==> flow/design.v <==
`timescale 1ns / 1ps
module Scrambler(
    input wire Clk,
    input wire Reset,
	 input wire En,
    input MAC_Data,
    output wire Scrambled_data
    );
	 reg [6:0] seed;              
	 wire Xored_seed = seed[3] ^ seed [6];
	 assign Scrambled_data = Xored_seed ^ MAC_Data;	
	 always@ (posedge Clk)begin
		if (Reset || ~En) begin
			seed <= 7'b1111111; 			 
		end
		else if (En)begin
			seed <= {seed[5:0] , Xored_seed};
		end
	 end
endmodule
`timescale 1ns / 1ps
module Scrambler_control(
    input wire Clk,
    input wire MAC_Data,
    input wire Reset,
	 input wire En,
    output reg Out
    );
	 wire Scrambled_data;
	 reg start_scramble ;
	 reg [6:0] Preamble_signal_length;
	 reg [11:0] FIFO;
	 Scrambler scrambler (
    .Clk(Clk), 
    .Reset(Reset), 
    .En(start_scramble), 
    .MAC_Data(FIFO[0]), 
    .Scrambled_data(Scrambled_data)
    );
	 always@(posedge Clk) begin
		 if (~En || Reset ) begin
			Out <= 1'b0;	 
			Preamble_signal_length <= 7'b0;
			start_scramble <= 1'b0;
			FIFO <= 12'b0; 
		 end
		 else if ( Preamble_signal_length < 7'd12 )begin
			Out <= 1'b1;
			FIFO[Preamble_signal_length] <= MAC_Data;
			Preamble_signal_length <= Preamble_signal_length + 1'b1;
		 end
		 else if ( Preamble_signal_length < 7'd36 ) begin
			Out <= FIFO[0];
			FIFO <= {MAC_Data,FIFO[11:1]};
			Preamble_signal_length <= Preamble_signal_length + 1'b1; 
		 end
		 else if ( Preamble_signal_length < 7'd84 ) begin
			start_scramble <= 1'b1;	 
			Out <= Scrambled_data;
			FIFO <={MAC_Data,FIFO[11:1]};
			Preamble_signal_length <= Preamble_signal_length + 1'b1; 
		 end 
		 else begin 
			Out <= 1'b0;
			FIFO <= 12'b0;	 
		 end
	 end
endmodule
`timescale 1ns / 1ps
module Encoder(
    input wire Data,
    input wire Clk,
    input wire Reset,
	 input wire EN,
    output wire Out
    );
	 parameter datalen = 48;
	 parameter indexsize = $clog2(2*datalen); 
	 parameter FIFOsize =100;
	 reg [FIFOsize:1] FIFO,NextFIFO;  
	 reg [6:1] shift;
	 reg [indexsize:1] in_index;
    always@ (Data , FIFO , shift , in_index)begin	
			NextFIFO = FIFO >> 1;
			if (in_index >= 1 && in_index <= FIFOsize)
				NextFIFO[in_index] = (Data ^ shift[1] ^ shift[2] ^ shift[4] ^ shift[5 ]);
			if (in_index+1 <= FIFOsize)
				NextFIFO[in_index+1] = (Data ^ shift[1] ^ shift[4] ^ shift[5] ^ shift[6]);
	 end
	 always@ (posedge Clk)begin
		if(Reset == 1'b1 || ~EN)begin
			shift <= 6'b0;  
			FIFO <= {FIFOsize{1'b0}};
			in_index <= {indexsize{1'b0}};
		end
		else begin
			FIFO <= NextFIFO;
			in_index <= in_index + 1'b1;
			shift <= {Data,shift[6:2]};
		end
	 end
	 assign Out = FIFO[1];
endmodule
`timescale 1ns / 1ps
module convencoder_control(
    input Clk,
    input Reset,
    input En,
	 input Data,
    output kout
    );
	 wire encoded_data;
	 reg start_endcode ;
	 reg [5:0] Signal_length;
	 reg [3:0] Preamble_detection;
	 reg [8:0] Data_lenght;
	 wire enable;
	 Encoder conv (
    .Data(Data), 
    .Clk(Clk), 
    .Reset(Reset), 
    .EN(start_endcode), 
    .Out(encoded_data));
	 always@ (posedge Clk)begin
		if (Reset || ~En)begin 
			start_endcode <= 1'b0;
			Preamble_detection <= 4'b0;
			Signal_length <= 6'b0;
		   Data_lenght <= 9'b0;
		end
		else if (Preamble_detection < 4'd12 && Preamble_detection != 12 )begin
			if (Data)begin
				Preamble_detection <= Preamble_detection + 1'b1;
			end
			else begin
				Preamble_detection <= 4'b0;
				end
		end
		else if (Signal_length < 5'd24) begin
			Signal_length <=  Signal_length + 1'b1;
		end	
		else if(Data_lenght < 96 ) begin
			start_endcode <=1;
			Data_lenght <= Data_lenght + 1'b1;
		end
		else
			start_endcode <=0;
	 end
	 assign enable = (Signal_length == 24)? 1'b1: 1'b0;
	 assign kout = (Reset || ~En)? 1'b0 :
						(Preamble_detection < 4'd12)?((Data)?1'b1:1'b0):
						(Signal_length < 5'd24)? Data:
						(Data_lenght < 96)?encoded_data:1'b0;
endmodule
`timescale 1ns / 1ps
module interleaver(
	 input wire Clk,
	 input wire Data,
	 input wire Reset,
	 input wire EN,
	 input wire [11:0] Size,
	 output wire Out
	 );
	 parameter Ncbps = 48;
	 parameter Nbpsc = 1;
	 parameter coding_rate = 1/2;
	 parameter OFDM_symbol = 1/2;
	 reg [96:1] in_data;			 
	 wire [2:0] sym_size;		 
	 wire [8:0] index;			 
	 reg [7:0] counter;			 
	 reg [6:0] index_out;		 
	 wire [1:0] s;					 
	 reg [6:0]temp_k;				 
	 reg [6:0]temp_x;				 
	 reg [6:0]temp_i;				 
	 integer j;
	 assign s = (Nbpsc/2 > 1)?Nbpsc/2:1;     
	 assign sym_size = (counter < 95)? 2'd0:   
							 (counter < 143)? 2'd1:
							 (counter < 191)? 2'd2:2'd3;
	 always@ (posedge Clk) begin
		if (~EN || Reset)begin															 
			in_data <= 96'b0;
			counter <= 8'b0;
			index_out <= 7'b0;
			temp_k <= 7'b0;
		end
		else if(counter < 192) begin			 
			if (counter < 96)												 
				in_data[counter+1] <= Data;													 
			if(counter >= 47)
				index_out <= index_out + 1'b1;  
			else
				temp_k <= temp_k + 1'b1;  													  
			counter <= counter + 1'b1;
		end	
		else
			counter <= 8'd200; 																 
	 end  
	 assign index = lut(index_out-48*sym_size) + 48*sym_size +1; 	 
	 assign Out = (counter < 40) ? 1'b0:												 
					  (counter < 143)? in_data[index] : 1'b0;
	 function [6:0] lut;
		input [6:0] a;
		reg [6:0] f_i;
		reg [6:0] f_x;
		begin
			f_i = (Ncbps>>4)*(a[3:0])+(a>>4);
			f_x = (s == 1)? 1'b0:(f_i+Ncbps-((86*Ncbps)/256));
			lut = (a < 48) ? s*(f_i>>(s-1))+f_x : 7'd0;
		end
	 endfunction
endmodule
`timescale 1ns / 1ps
module control_interleaver(
    input Clk,
    input Reset,
    input En,
	 input Data,
    output reg Out
    );
	 wire interleaved_data ;
	 reg start_Interleaver ;
	 reg [5:0] Signal_length;
	 reg [3:0] Preamble_detection;
	 reg [8:0] Data_lenght;
	 reg [8:0] counter;
	 wire enable;
	 reg [35:0] shiftreg; 
	 wire [11:0] size;
	 assign size = 96;
	 reg [5:0] out_index;
	interleaver interleaver (
    .Clk(Clk), 
    .Data(Data), 
    .Reset(Reset), 
    .EN(start_Interleaver), 
    .Size(size), 
    .Out(interleaved_data)
    );
	 always@ (posedge Clk)begin
		if (Reset || ~En)begin 
			start_Interleaver <= 1'b0;
			Preamble_detection <= 4'b0;
			Signal_length <= 6'b0;
		   Data_lenght <= 9'b0;
			counter <= 9'b0;
			shiftreg <= 36'b0;
			Out <= 1'b0;
			out_index <= 6'b0;
		end
		else if (Preamble_detection < 4'd12 )begin
			if (Data)begin
				Preamble_detection <= Preamble_detection + 1'b1;
				Out <= 1'b0;
				shiftreg[Preamble_detection] <= 1'b1;
			end
			else begin
				Preamble_detection <= 4'b0;
				Out <= 1'b0;
				shiftreg[Preamble_detection] <= 1'b0;
				end
		end
		else if (Signal_length < 5'd24) begin
			Signal_length <=  Signal_length + 1'b1;
			shiftreg[Preamble_detection + Signal_length] <= Data;
			if (Signal_length > 5'd1)begin
				Out <= shiftreg[out_index];
				out_index <= out_index + 1'b1;
			end
		end	
		else if (Data_lenght < 9'd96 && counter < 14)begin
			counter <= counter + 1'b1;
			start_Interleaver <=1;
			Out <= shiftreg[out_index];
			out_index <= out_index + 1'b1;
		end
		else if(Data_lenght < 9'd96 && counter < 192 ) begin
			Out <= interleaved_data ;
			start_Interleaver <=1;
			Data_lenght <= Data_lenght + 1'b1;
		end
		else
			Out <= 1'b0;
	 end
	 assign enable = (Signal_length == 24)? 1'b1: 1'b0;
endmodule
`timescale 1ns / 1ps
module deinterleaver(
	 input wire Clk,
	 input wire Data,
	 input wire Reset,
	 input wire EN,
	 input wire [11:0] Size,
	 output wire Out
	 );
	 parameter Ncbps = 48;
	 parameter Nbpsc = 1;
	 parameter x = 16/Ncbps;
	 reg [96:1] in_data;
	 wire [2:0] sym_size;
	 wire [8:0] index;
	 reg [7:0] counter;
	 reg [6:0] k;
	 reg [6:0] index_out;
	 wire [1:0] s;
	 reg [6:0]temp_k;
	 reg [6:0]temp_x;
	 reg [6:0]temp_i;
	 integer j;
	 assign s = (Nbpsc/2 > 1)?Nbpsc/2:1;     
	 assign sym_size = (counter < 95)? 2'd0:
							 (counter < 143)? 2'd1:
							 (counter < 191)? 2'd2:2'd3;
	 always@ (posedge Clk) begin
		if (~EN || Reset)begin
			in_data <= 96'b0;
			counter <= 8'b0;
			index_out <= 7'b0;
			temp_k <= 7'b0;
		end
		else if(counter < 192) begin
			if (counter < 96)												 
				in_data[counter+1] <= Data;
			if(counter >= 47)
				index_out <= index_out + 1'b1;
			else
				temp_k <= temp_k + 1'b1; 
			counter <= counter + 1'b1;
		end	
		else
			counter <= 8'd200;
	 end  
	 assign index = (counter < 160)? lut(index_out-48*sym_size) + 48*sym_size +1 : 1'b0; 
	 assign Out = (counter < 40) ? 1'b0:
					  (counter < 143)? in_data[index] : 1'b0;
	 function [6:0] lut;
		input [6:0] a;
		begin
			lut = (a < 48) ? 16*a - (Ncbps-1)*((a*86)/256) : 7'd0;
		end
	 endfunction
endmodule
`timescale 1ns / 1ps
module control_deinterleaver(
    input Clk,
    input Reset,
    input En,
	 input Data,
    output reg Out
    );
	 wire deinterleaved_data ;
	 reg start_Denterleaver ;
	 reg [5:0] Signal_length;
	 reg [3:0] Preamble_detection;
	 reg [8:0] Data_lenght;
	 reg [8:0] counter;
	 wire enable;
	 reg [35:0] shiftreg; 
	 wire [11:0] size;
	 assign size = 96;
	 reg [5:0] out_index;
	 deinterleaver deinterleaver (
    .Clk(Clk), 
    .Data(Data), 
    .Reset(Reset), 
    .EN(start_Denterleaver), 
    .Size(size), 
    .Out(deinterleaved_data)
    );
	 always@ (posedge Clk)begin
		if (Reset || ~En)begin 
			start_Denterleaver <= 1'b0;
			Preamble_detection <= 4'b0;
			Signal_length <= 6'b0;
		   Data_lenght <= 9'b0;
			counter <= 9'b0;
			shiftreg <= 36'b0;
			Out <= 1'b0;
			out_index <= 6'b0;
		end
		else if (Preamble_detection < 4'd12 )begin
			if (Data)begin
				Preamble_detection <= Preamble_detection + 1'b1;
				Out <= 1'b0;
				shiftreg[Preamble_detection] <= 1'b1;
			end
			else begin
				Preamble_detection <= 4'b0;
				Out <= 1'b0;
				shiftreg[Preamble_detection] <= 1'b0;
				end
		end
		else if (Signal_length < 5'd24) begin
			Signal_length <=  Signal_length + 1'b1;
			shiftreg[Preamble_detection + Signal_length] <= Data;
			end
		else if (Data_lenght < 9'd96 && counter < 48)begin
			counter <= counter + 1'b1;
			start_Denterleaver <=1;
			if (counter > 12)begin
				Out <= shiftreg[out_index];
				out_index <= out_index + 1'b1;
			end
		end
		else if(Data_lenght < 9'd96 && counter < 192 ) begin
			Out <= deinterleaved_data ;
			start_Denterleaver <=1;
			Data_lenght <= Data_lenght + 1'b1;
		end
		else
			Out <= 1'b0;
	 end
	 assign enable = (Signal_length == 24)? 1'b1: 1'b0;
endmodule
`timescale 1ns / 1ps
module Viterbidecoder(
    input wire Data,
    input wire Clk,
	 input wire EN,
    input wire Reset,
    output wire Out
    );
	 parameter in_size = 96;
	 parameter out_sise = 48;
	 reg flag_outputmod;									 
	 reg [47:0] outreg;     							 
	 reg [10:1] counter; 								 
	 reg [in_size-1:0] FIFO;							 
	 reg [6:1] CS,NS;        
	 reg [2:1] out0,out1,cost0,cost1;   			  
	 reg flag;												  
	 always@ (posedge Clk) begin
		if (Reset == 1'b1 || ~EN)	begin
			CS <= 6'b0;
			outreg <=48'b0;
			flag_outputmod <=0;
			counter <= 10'b0;
			FIFO <= {in_size{1'b0}};
			flag <=0;
		end
		else if ( counter < in_size && flag == 0 ) begin
			FIFO[counter] <= Data;
			if (counter == in_size -1)
				flag <=1;
			else	
				counter <= counter + 1'b1;
		end
		else if ( counter < 2*in_size && flag == 1)begin
					if (counter >= in_size && counter < in_size + 48)	 
						outreg[counter-in_size] <= CS[6];
					CS <= NS;
				   FIFO <= FIFO >> 2;
					counter <= counter + 1;
		end
		else if ( counter < (2*in_size+out_sise) && flag == 1) begin
			 flag_outputmod <=1;
			 outreg <= outreg>>1;
		end
	 end
	always@(*) begin
			out0[1] = 1'b0 ^ CS[1] ^ CS[2] ^ CS[4] ^ CS[5];
			out0[2] = 1'b0 ^ CS[1] ^ CS[4] ^ CS[5] ^ CS[6];
			cost0 = (FIFO[1]^out0[1]) + (FIFO[2]^out0[2]);
			out1[1] = 1'b1 ^ CS[1] ^ CS[2] ^ CS[4] ^ CS[5];
			out1[2] = 1'b1 ^ CS[1] ^ CS[4] ^ CS[5] ^ CS[6];
			cost1 = (FIFO[1]^out1[1]) + (FIFO[2]^out1[2]); 
			if(cost0 <= cost1)
				NS = {1'b0,CS[6:2]};
			else
				NS = {1'b1,CS[6:2]};
	end
	 assign Out = outreg[0];
endmodule
`timescale 1ns / 1ps
module viterbicontrol(
    input Clk,
    input Reset,
    input En,
	 input Data,
    output reg Out
    );
	 wire viterbied_data ;
	 reg start_Viterbi ;
	 reg [5:0] Signal_length;
	 reg [3:0] Preamble_detection;
	 reg [8:0] Data_lenght;
	 reg [8:0] counter;
	 wire enable;
	 reg [35:0] shiftreg; 
	 Viterbidecoder Viterbi (
    .Data(Data), 
    .Clk(Clk), 
    .EN(start_Viterbi), 
    .Reset(Reset), 
    .Out(viterbied_data)
    );
	 always@ (posedge Clk)begin
		if (Reset || ~En)begin 
			start_Viterbi <= 1'b0;
			Preamble_detection <= 4'b0;
			Signal_length <= 6'b0;
		   Data_lenght <= 9'b0;
			counter <= 9'b0;
			shiftreg <= 36'b0;
			Out <= 1'b0;
		end
		else if (Preamble_detection < 4'd12 )begin
			if (Data)begin
				Preamble_detection <= Preamble_detection + 1'b1;
				Out <= 1'b0;
				shiftreg[Preamble_detection] <= 1'b1;
			end
			else begin
				Preamble_detection <= 4'b0;
				Out <= 1'b0;
				shiftreg[Preamble_detection] <= 1'b0;
				end
		end
		else if (Signal_length < 5'd24) begin
			Signal_length <=  Signal_length + 1'b1;
			Out <= 1'b0;
			shiftreg[Preamble_detection + Signal_length] <= Data;
		end	
		else if (Data_lenght < 9'd96 && counter < 156)begin
			Out <= 1'b0;
			start_Viterbi <=1;
			Data_lenght <= Data_lenght + 1'b1;
			counter <= counter + 1'b1;
		end
		else if(counter < 156)
			counter <= counter + 1'b1;
		else if (Signal_length == 5'd24 && counter < 192) begin
			Out <= shiftreg[0];
			shiftreg <= shiftreg >> 1 ;
			counter <= counter + 1'b1;
			Data_lenght <= 9'b0;		
		end
		else if(Data_lenght < 9'd96 && counter == 192 ) begin
			Out <= viterbied_data ;
			start_Viterbi <=1;
			Data_lenght <= Data_lenght + 1'b1;
		end
		else
			Out <= 1'b0;
	 end
	 assign enable = (Signal_length == 24)? 1'b1: 1'b0;
endmodule
`timescale 1ns / 1ps
module Descrambler(
    input wire Clk,
    input wire Reset,
    input wire Scrambled_Data,
    input wire En,
    output wire Descrambled_Data
    );
	 reg [2:0] counter_intial_seed;
	 reg [6:0] seed;
	 assign Descrambled_Data = (counter_intial_seed > 7'd6)?Scrambled_Data^seed[6]^seed[3]:1'b0;
	 always@(posedge Clk)begin
		if( ~En || Reset )begin
			seed <= 7'b0;
			counter_intial_seed <= 3'b0;
		end
		else if ( En )begin 
			if (counter_intial_seed < 3'd7)begin
				seed <= {seed[5:0],Scrambled_Data};
				counter_intial_seed <= counter_intial_seed+1;
			end 
			else 
				seed <= { seed[5:0] , seed[6]^seed[3] };
		end
	 end
endmodule
`timescale 1ns / 1ps
module Descrambler_control(
    input Clk,
    input Reset,
    input En,
	 input Data,
    output reg Out
    );
	 wire Descrambled_data;
	 reg start_Descramble ;
	 reg [5:0] Signal_length;
	 reg [3:0] Preamble_detection;
	 reg [6:0] Data_lenght;
	Descrambler descrambler (
		 .Clk(Clk), 
		 .Reset(Reset), 
		 .Scrambled_Data(Data), 
		 .En(start_Descramble), 
		 .Descrambled_Data(Descrambled_data)
		 ); 
	 always@ (posedge Clk)begin
		if (Reset || ~En)begin 
			start_Descramble <= 1'b0;
			Preamble_detection <= 4'b0;
			Signal_length <= 6'b0;
		   Data_lenght <= 7'b0;
			Out <= 1'b0;
		end
		else if (Preamble_detection < 4'd12 )begin
			if (Data)begin
				Preamble_detection <= Preamble_detection + 1'b1;
				Out <= 1'b0;
			end
			else
				Preamble_detection <= 4'b0;
		end
		else if (Signal_length < 5'd24) begin
			Signal_length <=  Signal_length + 1'b1;
			Out <= Data;
		end	
		else if(Data_lenght < 6'd48 ) begin
			Out <= Descrambled_data;
			start_Descramble <=1;
			Data_lenght <= Data_lenght + 1'b1;
		end
		else
			Out <= 1'b0;
	 end
endmodule
`timescale 1ns / 1ps
module Topmodule(
    input wire Clk,
    input wire Data,
    input wire Reset,
    input wire En,
    output reg Out
    );
	 wire Out_scrambler;
	 wire Out_descrambler;
	 wire Out_convendcoder;
	 wire Out_viterbi;
	 wire Out_interleaver;
	 wire Out_deinterleaver;
	 reg [9:0] counter;
	 Scrambler_control Scrambler (
    .Clk(Clk), 
    .MAC_Data(Data), 
    .Reset(Reset), 
    .En(En), 
    .Out(Out_scrambler)
    );
	 convencoder_control convendcoder (
    .Clk(Clk), 
    .Reset(Reset), 
    .En(En), 
    .Data(Out_scrambler), 
    .kout(Out_convendcoder)
    );
	 control_interleaver interleaved (
    .Clk(Clk), 
    .Reset(Reset), 
    .En(En), 
    .Data(Out_convendcoder), 
    .Out(Out_interleaver)
    );
	 control_deinterleaver deinterleaved (
    .Clk(Clk), 
    .Reset(Reset), 
    .En(En), 
    .Data(Out_interleaver), 
    .Out(Out_deinterleaver) 
    );
	 viterbicontrol vit (
    .Data(Out_deinterleaver), 
    .Clk(Clk), 
    .En(En), 
    .Reset(Reset), 
    .Out(Out_viterbi)
    );
	 Descrambler_control Descrambler (
    .Clk(Clk),  
    .Reset(Reset), 
    .En(En), 
    .Data(Out_viterbi), 
    .Out(Out_descrambler)
    );
	always@ (posedge Clk)begin
		if(~En || Reset) begin
			Out <= 1'b0;
			counter <= 10'b0;
		end
		else 
			Out <= Out_descrambler;
	end
endmodule
==> reports on Topmodule <==
Reports on Topmodule
Module Topmodule before and after one edit of its RTL, step after step.
Lines under "original" count in the file above, lines under "edited" in the edited file.
"difference" is "edited" less "original", of the values as shown; "relative change" is that difference over "original", in percent.
Cell names lack the library's common part.
A cell with -- has no value.
- top module: Topmodule
- clock port: Clk
- library: sky130hd
- library corner: tt_025C_1v80

Edit of the RTL
Unified diff, file above to edited file.
This change comes from a script, not from a designer; no optimisation was intended.
begin of diff
@@ -428,5 +428,5 @@
 	 reg [47:0] outreg;     							 
 	 reg [10:1] counter; 								 
-	 reg [in_size-1:0] FIFO;							 
+	 reg [2*in_size-1:0] FIFO;							 
 	 reg [6:1] CS,NS;        
 	 reg [2:1] out0,out1,cost0,cost1;   			  
end of diff

After elaboration
Counts by Yosys on the flattened word-level netlist (proc, flatten, opt, wreduce; memories kept). Register bits leave out memories and registers merged into their read ports (data or address). Print and check cells are left out.
- operators by class (element ; original ; edited ; difference ; relative change (%)):
    add/subtract/negate cells ; 65 ; 65 ; 0 ; 0.00
    multipliers ; 5 ; 5 ; 0 ; 0.00
    magnitude comparators ; 54 ; 54 ; 0 ; 0.00
    eq/ne operators ; 13 ; 13 ; 0 ; 0.00
    shift-type cells ; 30 ; 30 ; 0 ; 0.00
    muxes and demuxes ; 91 ; 91 ; 0 ; 0.00
    bitwise logic cells ; 96 ; 96 ; 0 ; 0.00
    reductions and logical operators ; 68 ; 68 ; 0 ; 0.00
- operator list (kind ; original ; edited ; difference ; relative change (%)):
    2-to-1 mux 96 bit ; 2 ; 0 ; -2 ; -100.00
    2-to-1 mux 192 bit ; 0 ; 2 ; +2 ; --
    AND 96 bit ; 3 ; 2 ; -1 ; -33.33
    NOT 96 bit ; 3 ; 2 ; -1 ; -33.33
    OR 96 bit ; 3 ; 2 ; -1 ; -33.33
    variable shift 1 x 11 -> 96 bit ; 1 ; 0 ; -1 ; -100.00
    variable shift 1 x 11 -> 96 bit (first input constant) ; 1 ; 0 ; -1 ; -100.00
    AND 192 bit ; 0 ; 1 ; +1 ; --
    NOT 192 bit ; 0 ; 1 ; +1 ; --
    OR 192 bit ; 0 ; 1 ; +1 ; --
    variable shift 1 x 11 -> 192 bit ; 0 ; 1 ; +1 ; --
    variable shift 1 x 11 -> 192 bit (first input constant) ; 0 ; 1 ; +1 ; --
    2-to-1 mux 1 bit ; 38 ; 38 ; 0 ; 0.00
    XOR 1 bit ; 28 ; 28 ; 0 ; 0.00
    NOT 1 bit ; 26 ; 26 ; 0 ; 0.00
    AND reduction 2 bit ; 15 ; 15 ; 0 ; 0.00
    logical AND 1 bit ; 13 ; 13 ; 0 ; 0.00
    2-to-1 mux 36 bit ; 12 ; 12 ; 0 ; 0.00
    AND reduction 3 bit ; 11 ; 11 ; 0 ; 0.00
    adder 9 x 1 -> 9 bit (second input constant) ; 9 ; 9 ; 0 ; 0.00
    OR 36 bit ; 9 ; 9 ; 0 ; 0.00
    2-to-1 mux 9 bit ; 8 ; 8 ; 0 ; 0.00
    nonzero test 2 bit ; 8 ; 8 ; 0 ; 0.00
    adder 6 x 1 -> 6 bit (second input constant) ; 7 ; 7 ; 0 ; 0.00
    logical OR 1 bit ; 7 ; 7 ; 0 ; 0.00
    less-than comparator 8 bit (second input constant) ; 7 ; 7 ; 0 ; 0.00
    AND 36 bit ; 6 ; 6 ; 0 ; 0.00
    NOT 36 bit ; 6 ; 6 ; 0 ; 0.00
The list need not be complete.
- storage and ports (element ; original ; edited ; difference ; relative change (%)):
    bits in registers ; 784 ; 880 ; +96 ; +12.24
    input bits ; 4 ; 4 ; 0 ; 0.00
    output and inout port bits ; 1 ; 1 ; 0 ; 0.00
    word-level cells ; 478 ; 478 ; 0 ; 0.00

Depth
Longest topological path by Yosys (ltp), each cell counted once; first at word level (registers and memories cut), then after technology mapping (sequential cells cut; the memories' decode and read muxes count).
- depth (element ; original ; edited ; difference ; relative change (%)):
    depth after elaboration ; 19 ; 19 ; 0 ; 0.00
    ABC_AREA ; 0 ; 0 ; -- ; --
    mapped depth ; 47 ; 47 ; 0 ; 0.00
    depth with buffers taken out ; 46 ; 46 ; 0 ; 0.00

Synthesis result
The flow's flattened synthesis, as Yosys stat reports it; memories are mapped. The netlist is that of the ABC_AREA named above (0 if unset); the other value can give another one.
- synthesis totals (element ; original ; edited ; difference ; relative change (%)):
    cell count ; 5866 ; 6346 ; +480 ; +8.18
    mapped area (um2) ; 46326.9 ; 49889.1 ; +3562.2 ; +7.69
    sequential area (um2) ; 15675.0 ; 17596.9 ; +1921.9 ; +12.26
    flip-flop cells ; 783 ; 879 ; +96 ; +12.26
    buffers ; 431 ; 483 ; +52 ; +12.06
- cell types (type ; original ; edited ; difference ; relative change (%)):
    o21ai_0 ; 400 ; 667 ; +267 ; +66.75
    a22oi_1 ; 10 ; 164 ; +154 ; +1540.00
    dfxtp_1 ; 783 ; 879 ; +96 ; +12.26
    a31oi_1 ; 122 ; 38 ; -84 ; -68.85
    o311a_1 ; 5 ; 85 ; +80 ; +1600.00
    a21oi_1 ; 519 ; 598 ; +79 ; +15.22
    clkbuf_1 ; 372 ; 438 ; +66 ; +17.74
    nand2_1 ; 779 ; 834 ; +55 ; +7.06
    or3_1 ; 87 ; 32 ; -55 ; -63.22
    nor3_1 ; 130 ; 84 ; -46 ; -35.38
    o31ai_1 ; 55 ; 9 ; -46 ; -83.64
    a221oi_1 ; 56 ; 14 ; -42 ; -75.00
    nor2_1 ; 535 ; 561 ; +26 ; +4.86
    a211oi_1 ; 84 ; 58 ; -26 ; -30.95
    and2_1 ; 57 ; 82 ; +25 ; +43.86
    o211ai_1 ; 39 ; 14 ; -25 ; -64.10
    nor2b_1 ; 32 ; 50 ; +18 ; +56.25
    nand4_1 ; 103 ; 120 ; +17 ; +16.50
The list need not be complete.
The figures by module come from a second, unflattened synthesis with its own total; it is not the netlist above.
- unflattened totals (element ; original ; edited ; difference ; relative change (%)):
    cells (unflattened synthesis) ; 6110 ; 6529 ; +419 ; +6.86
    area (unflattened synthesis) (um2) ; 49548.8 ; 52360.2 ; +2811.4 ; +5.67
Each row is one instance without its submodules.
- modules, original (module ; times used ; cells ; area (um2) ; sequential area (um2)):
    Viterbidecoder ; 1 ; 1478 ; 10623.9 ; 3203.1
    Encoder ; 1 ; 968 ; 7821.3 ; 2262.2
    deinterleaver ; 1 ; 931 ; 7691.1 ; 2222.1
    interleaver ; 1 ; 796 ; 6750.2 ; 2222.1
    viterbicontrol ; 1 ; 555 ; 4426.7 ; 1321.3
    control_interleaver ; 1 ; 475 ; 4226.6 ; 1441.4
    control_deinterleaver ; 1 ; 477 ; 4217.8 ; 1441.4
    Scrambler_control ; 1 ; 181 ; 1427.6 ; 420.4
    convencoder_control ; 1 ; 104 ; 909.6 ; 400.4
    Descrambler_control ; 1 ; 93 ; 842.1 ; 380.4
    Descrambler ; 1 ; 33 ; 376.6 ; 200.2
    Scrambler ; 1 ; 17 ; 206.4 ; 140.1
    Topmodule ; 1 ; 2 ; 28.8 ; 20.0
- modules, edited (module ; times used ; cells ; area (um2) ; sequential area (um2)):
    Viterbidecoder ; 1 ; 1878 ; 13624.3 ; 5124.9
    Encoder ; 1 ; 968 ; 7821.3 ; 2262.2
    deinterleaver ; 1 ; 931 ; 7691.1 ; 2222.1
    interleaver ; 1 ; 815 ; 6561.3 ; 2222.1
    viterbicontrol ; 1 ; 555 ; 4426.7 ; 1321.3
    control_interleaver ; 1 ; 475 ; 4226.6 ; 1441.4
    control_deinterleaver ; 1 ; 477 ; 4217.8 ; 1441.4
    Scrambler_control ; 1 ; 181 ; 1427.6 ; 420.4
    convencoder_control ; 1 ; 104 ; 909.6 ; 400.4
    Descrambler_control ; 1 ; 93 ; 842.1 ; 380.4
    Descrambler ; 1 ; 33 ; 376.6 ; 200.2
    Scrambler ; 1 ; 17 ; 206.4 ; 140.1
    Topmodule ; 1 ; 2 ; 28.8 ; 20.0

Timing after synthesis
Path of least setup slack by OpenSTA after synthesis, without wires, with an ideal clock, recovery checks aside; 20% of the period is set as input and as output delay. Where synthesis merged equal registers, the netlist keeps one of their names.
- timing path after synthesis (element ; original ; edited ; difference ; relative change (%)):
    kind ; reg2reg ; reg2reg ; -- ; --
    start point ; register deinterleaved.deinterleaver.counter[0] ; register deinterleaved.deinterleaver.counter[0] ; -- ; --
    end point ; register deinterleaved.Out ; register deinterleaved.Out ; -- ; --
    period (ps) ; 12000 ; 12000 ; 0 ; 0.00
    setup time (ps) ; 116 ; 59 ; -57 ; --
    time at the first pin (ps) ; 0 ; 0 ; 0 ; --
    arrival (ps) ; 9663 ; 9911 ; +248 ; +2.57
    required time (ps) ; 11884 ; 11941 ; +57 ; +0.48
    slack (ps) ; 2220 ; 2030 ; -190 ; --
    delay of the path (ps) ; 9779 ; 9970 ; +191 ; +1.95
    driving pins on the path ; 45 ; 45 ; 0 ; 0.00
    period reached after synthesis (ps) ; 9780 ; 9970 ; +190 ; +1.94
"delay of the path" is the arrival time less input delay plus setup time.
"driving pins on the path" counts driving pins, that of a launching flip-flop among them; a cell with two outputs on the path counts twice.
"period reached after synthesis" = period - worst setup slack (recovery checks aside). The figure is calculated, with input and output delays left at 20% of the set period.
The rows between start and end are the longest chain of elaborated cells between them; the timing report does not say that the signal goes this way. Where chains are equally long, one stands for them.
Each line given opens the expression or statement behind the cell; cells for indexed reads and writes are added by Yosys, which also makes memories of some case tables.
At most two assigning lines are given for a register; there are more.
On the way, after synthesis, original:
- path through: dfxtp_1 ha_1 and3_1 nand3_1 and3_1 ha_1 inv_1 fa_1 xor3_2 ha_1 inv_1 fa_1 inv_1 fa_1 ha_1 or3_1 o221ai_1 nor2b_1 [9 not listed] inv_1 fa_1 inv_1 fa_1 inv_1 ha_1 xor2_1 nor2_1 ha_1 nand2b_1 nor4_1 nand3b_1 and3_1 o21ai_1 xor2_1 nand3_1 a211o_1 a41o_1
- noted cells in the longest elaborated chain: 19
- noted elaborated cells between the ends (all ways): 24
- ends and longest elaborated chain, after synthesis, original (element ; RTL line ; RTL):
    from (decl) ; 304 ; reg [7:0] counter;
    from (assign) ; 319 ; counter <= 8'b0;
    from (assign) ; 330 ; counter <= counter + 1'b1;
    less-than comparator 8 bit ; 315 ; (counter < 191)? 2'd2:2'd3;
    2-to-1 mux 1 bit ; 315 ;
    2-to-1 mux 2 bit ; 314 ; (counter < 143)? 2'd1:
    2-to-1 mux 2 bit ; 313 ; assign sym_size = (counter < 95)? 2'd0:
    multiplier 2 x 2 -> 4 bit ; 335 ; assign index = (counter < 160)? lut(index_out-48*sym_size) + 48*sym_size +1 : 1'b0;
    subtractor 7 bit ; 335 ;
    multiplier 7 x 6 -> 13 bit ; 341 ; lut = (a < 48) ? 16*a - (Ncbps-1)*((a*86)/256) : 7'd0;
    [5 not listed] ; -- ;
    2-to-1 mux 9 bit ; 335 ;
    subtractor 9 x 1 -> 10 bit ; -- ;
    variable part select 96 x 10 -> 1 bit ; 337 ; (counter < 143)? in_data[index] : 1'b0;
    2-to-1 mux 1 bit ; 337 ;
    2-to-1 mux 1 bit ; 336 ; assign Out = (counter < 40) ? 1'b0:
    2-to-1 mux 1 bit ; 407 ; else if(Data_lenght < 9'd96 && counter < 192 ) begin
    2-to-1 mux 1 bit ; 399 ; else if (Data_lenght < 9'd96 && counter < 48)begin
    to (assign) ; 403 ; Out <= shiftreg[out_index];
    to (assign) ; 408 ; Out <= deinterleaved_data ;
    to (decl) ; 351 ; output reg Out
On the way, after synthesis, edited:
- path through: dfxtp_1 ha_1 and3_1 clkbuf_1 nand2_1 o211a_1 ha_1 inv_1 fa_1 xor3_1 ha_1 inv_1 fa_1 inv_1 fa_1 ha_1 o21ai_0 a22o_1 [9 not listed] fa_1 fa_1 inv_1 fa_1 inv_1 ha_1 xor2_1 nor2_1 ha_1 or2_2 o21a_1 o211ai_1 and3_1 o21ai_0 nor4b_1 o2111ai_1 a21oi_1 a31o_1
- noted cells in the longest elaborated chain: 19
- noted elaborated cells between the ends (all ways): 24
- ends and longest elaborated chain, after synthesis, edited (element ; RTL line ; RTL):
    from (decl) ; 304 ; reg [7:0] counter;
    from (assign) ; 319 ; counter <= 8'b0;
    from (assign) ; 330 ; counter <= counter + 1'b1;
    less-than comparator 8 bit ; 315 ; (counter < 191)? 2'd2:2'd3;
    2-to-1 mux 1 bit ; 315 ;
    2-to-1 mux 2 bit ; 314 ; (counter < 143)? 2'd1:
    2-to-1 mux 2 bit ; 313 ; assign sym_size = (counter < 95)? 2'd0:
    multiplier 2 x 2 -> 4 bit ; 335 ; assign index = (counter < 160)? lut(index_out-48*sym_size) + 48*sym_size +1 : 1'b0;
    subtractor 7 bit ; 335 ;
    multiplier 7 x 6 -> 13 bit ; 341 ; lut = (a < 48) ? 16*a - (Ncbps-1)*((a*86)/256) : 7'd0;
    [5 not listed] ; -- ;
    2-to-1 mux 9 bit ; 335 ;
    subtractor 9 x 1 -> 10 bit ; -- ;
    variable part select 96 x 10 -> 1 bit ; 337 ; (counter < 143)? in_data[index] : 1'b0;
    2-to-1 mux 1 bit ; 337 ;
    2-to-1 mux 1 bit ; 336 ; assign Out = (counter < 40) ? 1'b0:
    2-to-1 mux 1 bit ; 407 ; else if(Data_lenght < 9'd96 && counter < 192 ) begin
    2-to-1 mux 1 bit ; 399 ; else if (Data_lenght < 9'd96 && counter < 48)begin
    to (assign) ; 403 ; Out <= shiftreg[out_index];
    to (assign) ; 408 ; Out <= deinterleaved_data ;
    to (decl) ; 351 ; output reg Out

Timing after layout
From the final timing report of the runs of pair A: the path of least setup slack in the routed layout; clock arrival at registers is part of the times.
The report prints the path's times to 10 ps; the period is as set.
- timing path post-layout (element ; original ; edited ; difference ; relative change (%)):
    kind ; reg2reg ; reg2reg ; -- ; --
    start point ; register deinterleaved.deinterleaver.counter[1] ; register deinterleaved.deinterleaver.counter[0] ; -- ; --
    end point ; register deinterleaved.Out ; register deinterleaved.Out ; -- ; --
    period (ps) ; 11200 ; 11200 ; 0 ; 0.00
    setup time (ps) ; 50 ; 60 ; +10 ; --
    time at the first pin (ps) ; 670 ; 710 ; +40 ; +5.97
    arrival (ps) ; 11060 ; 11040 ; -20 ; -0.18
    required time (ps) ; 11820 ; 11870 ; +50 ; +0.42
    slack (ps) ; 760 ; 830 ; +70 ; --
    driving pins on the path ; 43 ; 45 ; +2 ; +4.65
The rows between start and end are the longest chain of elaborated cells between them; the timing report does not say that the signal goes this way. Where chains are equally long, one stands for them.
At most two assigning lines are given for a register; there are more.
On the way, post-layout, original:
- path through: dfxtp_1 ha_1 and3_1 nand3_1 and3_1 ha_1 inv_1 fa_1 xor3_2 ha_1 inv_1 fa_1 inv_1 fa_1 ha_1 or3_1 o221ai_1 nor2b_2 [7 not listed] fa_1 fa_1 fa_1 inv_1 fa_1 inv_1 ha_1 a21oi_1 xnor2_1 xnor2_1 nor2_1 ha_1 nor3_1 a21oi_1 o21ai_0 nor2_1 a2111oi_0 a41o_1
- noted cells in the longest elaborated chain: 19
- noted elaborated cells between the ends (all ways): 24
- ends and longest elaborated chain, post-layout, original (element ; RTL line ; RTL):
    from (decl) ; 304 ; reg [7:0] counter;
    from (assign) ; 319 ; counter <= 8'b0;
    from (assign) ; 330 ; counter <= counter + 1'b1;
    less-than comparator 8 bit ; 315 ; (counter < 191)? 2'd2:2'd3;
    2-to-1 mux 1 bit ; 315 ;
    2-to-1 mux 2 bit ; 314 ; (counter < 143)? 2'd1:
    2-to-1 mux 2 bit ; 313 ; assign sym_size = (counter < 95)? 2'd0:
    multiplier 2 x 2 -> 4 bit ; 335 ; assign index = (counter < 160)? lut(index_out-48*sym_size) + 48*sym_size +1 : 1'b0;
    subtractor 7 bit ; 335 ;
    multiplier 7 x 6 -> 13 bit ; 341 ; lut = (a < 48) ? 16*a - (Ncbps-1)*((a*86)/256) : 7'd0;
    [5 not listed] ; -- ;
    2-to-1 mux 9 bit ; 335 ;
    subtractor 9 x 1 -> 10 bit ; -- ;
    variable part select 96 x 10 -> 1 bit ; 337 ; (counter < 143)? in_data[index] : 1'b0;
    2-to-1 mux 1 bit ; 337 ;
    2-to-1 mux 1 bit ; 336 ; assign Out = (counter < 40) ? 1'b0:
    2-to-1 mux 1 bit ; 407 ; else if(Data_lenght < 9'd96 && counter < 192 ) begin
    2-to-1 mux 1 bit ; 399 ; else if (Data_lenght < 9'd96 && counter < 48)begin
    to (assign) ; 403 ; Out <= shiftreg[out_index];
    to (assign) ; 408 ; Out <= deinterleaved_data ;
    to (decl) ; 351 ; output reg Out
On the way, post-layout, edited:
- path through: dfxtp_2 ha_1 and3_2 nor3_1 o21ai_0 o211a_1 ha_1 inv_1 fa_1 xor3_1 ha_1 inv_1 fa_1 inv_1 fa_1 ha_1 nor3_4 a22o_1 [9 not listed] fa_1 fa_1 inv_1 fa_1 inv_1 ha_1 xor2_1 nor2_1 ha_1 or2_2 o21a_1 o211ai_1 and3_1 o21ai_0 nor4b_1 o2111ai_1 a21oi_1 a31o_1
- noted cells in the longest elaborated chain: 19
- noted elaborated cells between the ends (all ways): 24
- ends and longest elaborated chain, post-layout, edited (element ; RTL line ; RTL):
    from (decl) ; 304 ; reg [7:0] counter;
    from (assign) ; 319 ; counter <= 8'b0;
    from (assign) ; 330 ; counter <= counter + 1'b1;
    less-than comparator 8 bit ; 315 ; (counter < 191)? 2'd2:2'd3;
    2-to-1 mux 1 bit ; 315 ;
    2-to-1 mux 2 bit ; 314 ; (counter < 143)? 2'd1:
    2-to-1 mux 2 bit ; 313 ; assign sym_size = (counter < 95)? 2'd0:
    multiplier 2 x 2 -> 4 bit ; 335 ; assign index = (counter < 160)? lut(index_out-48*sym_size) + 48*sym_size +1 : 1'b0;
    subtractor 7 bit ; 335 ;
    multiplier 7 x 6 -> 13 bit ; 341 ; lut = (a < 48) ? 16*a - (Ncbps-1)*((a*86)/256) : 7'd0;
    [5 not listed] ; -- ;
    2-to-1 mux 9 bit ; 335 ;
    subtractor 9 x 1 -> 10 bit ; -- ;
    variable part select 96 x 10 -> 1 bit ; 337 ; (counter < 143)? in_data[index] : 1'b0;
    2-to-1 mux 1 bit ; 337 ;
    2-to-1 mux 1 bit ; 336 ; assign Out = (counter < 40) ? 1'b0:
    2-to-1 mux 1 bit ; 407 ; else if(Data_lenght < 9'd96 && counter < 192 ) begin
    2-to-1 mux 1 bit ; 399 ; else if (Data_lenght < 9'd96 && counter < 48)begin
    to (assign) ; 403 ; Out <= shiftreg[out_index];
    to (assign) ; 408 ; Out <= deinterleaved_data ;
    to (decl) ; 351 ; output reg Out

Flow runs
Runs of the flow (Yosys, OpenROAD) on both versions; the two runs of a pair have the same settings. The constraints put input and output delay at 20% of the set period each and load the outputs with 0.01 pF.
Settings, pair A:
- noted CORE_UTILIZATION: 40
- period_ns at 11.2
- noted CAP_MARGIN: 20
- CORE_MARGIN: 2
- SLEW_MARGIN: 20
- measured results, pair A (element ; original ; edited ; difference ; relative change (%)):
    Yosys chip area after synthesis (um2) ; 46326.9 ; 49889.1 ; +3562.2 ; +7.69
    die outline area (um2) ; 118556.0 ; 127563.0 ; +9007.0 ; +7.60
    std-cell area (final layout) (um2) ; 50443.4 ; 54273.3 ; +3829.9 ; +7.59
    utilization after routing ; 0.44 ; 0.438 ; -0.002 ; --
    worst setup slack after layout (ps) ; 758 ; 828 ; +70 ; --
    summed negative setup slack (ps) ; 0 ; 0 ; 0 ; --
    lowest hold slack (ps) ; 407 ; 408 ; +1 ; --
    power consumption (W) ; 0.005959 ; 0.006657 ; +0.000698 ; +11.71
    clock period reached (ps) ; 10442 ; 10372 ; -70 ; -0.67
Settings, pair B:
- noted CELL_PAD_IN_SITES_DETAIL_PLACEMENT: 1
- noted CORE_UTILIZATION: 42
- CTS_CLUSTER_DIAMETER: 22
- CTS_CLUSTER_SIZE at 32
- noted GPL_ROUTABILITY_DRIVEN: 1
- noted GPL_TIMING_DRIVEN: 1
- MIN_ROUTING_LAYER: met2
- PLACE_DENSITY at 0.36
- noted SETUP_SLACK_MARGIN: -0.85
- SLEW_MARGIN: 10
- period_ns at 8.95
- noted CAP_MARGIN: 20
- CORE_MARGIN: 2
- measured results, pair B (element ; original ; edited ; difference ; relative change (%)):
    Yosys chip area after synthesis (um2) ; 46326.9 ; 49889.1 ; +3562.2 ; +7.69
    die outline area (um2) ; 112973.0 ; 121557.0 ; +8584.0 ; +7.60
    std-cell area (final layout) (um2) ; 58892.7 ; 63637.3 ; +4744.6 ; +8.06
    utilization after routing ; 0.54 ; 0.54 ; 0.00 ; --
    worst setup slack after layout (ps) ; -733 ; -469 ; +264 ; --
    summed negative setup slack (ps) ; -733 ; -469 ; +264 ; --
    lowest hold slack (ps) ; 403 ; 403 ; 0 ; --
    power consumption (W) ; 0.014303 ; 0.015988 ; +0.001685 ; +11.78
    clock period reached (ps) ; 9683 ; 9419 ; -264 ; -2.73
"clock period reached": clock period set for the run, less the worst setup slack. It is reckoned from that one timing run; input and output delays stay at 20% of the period that was set.
By "power consumption" is meant OpenSTA's value without simulated activity: inputs other than the clock are taken to toggle once in ten clock periods, and the tool carries that through the logic.
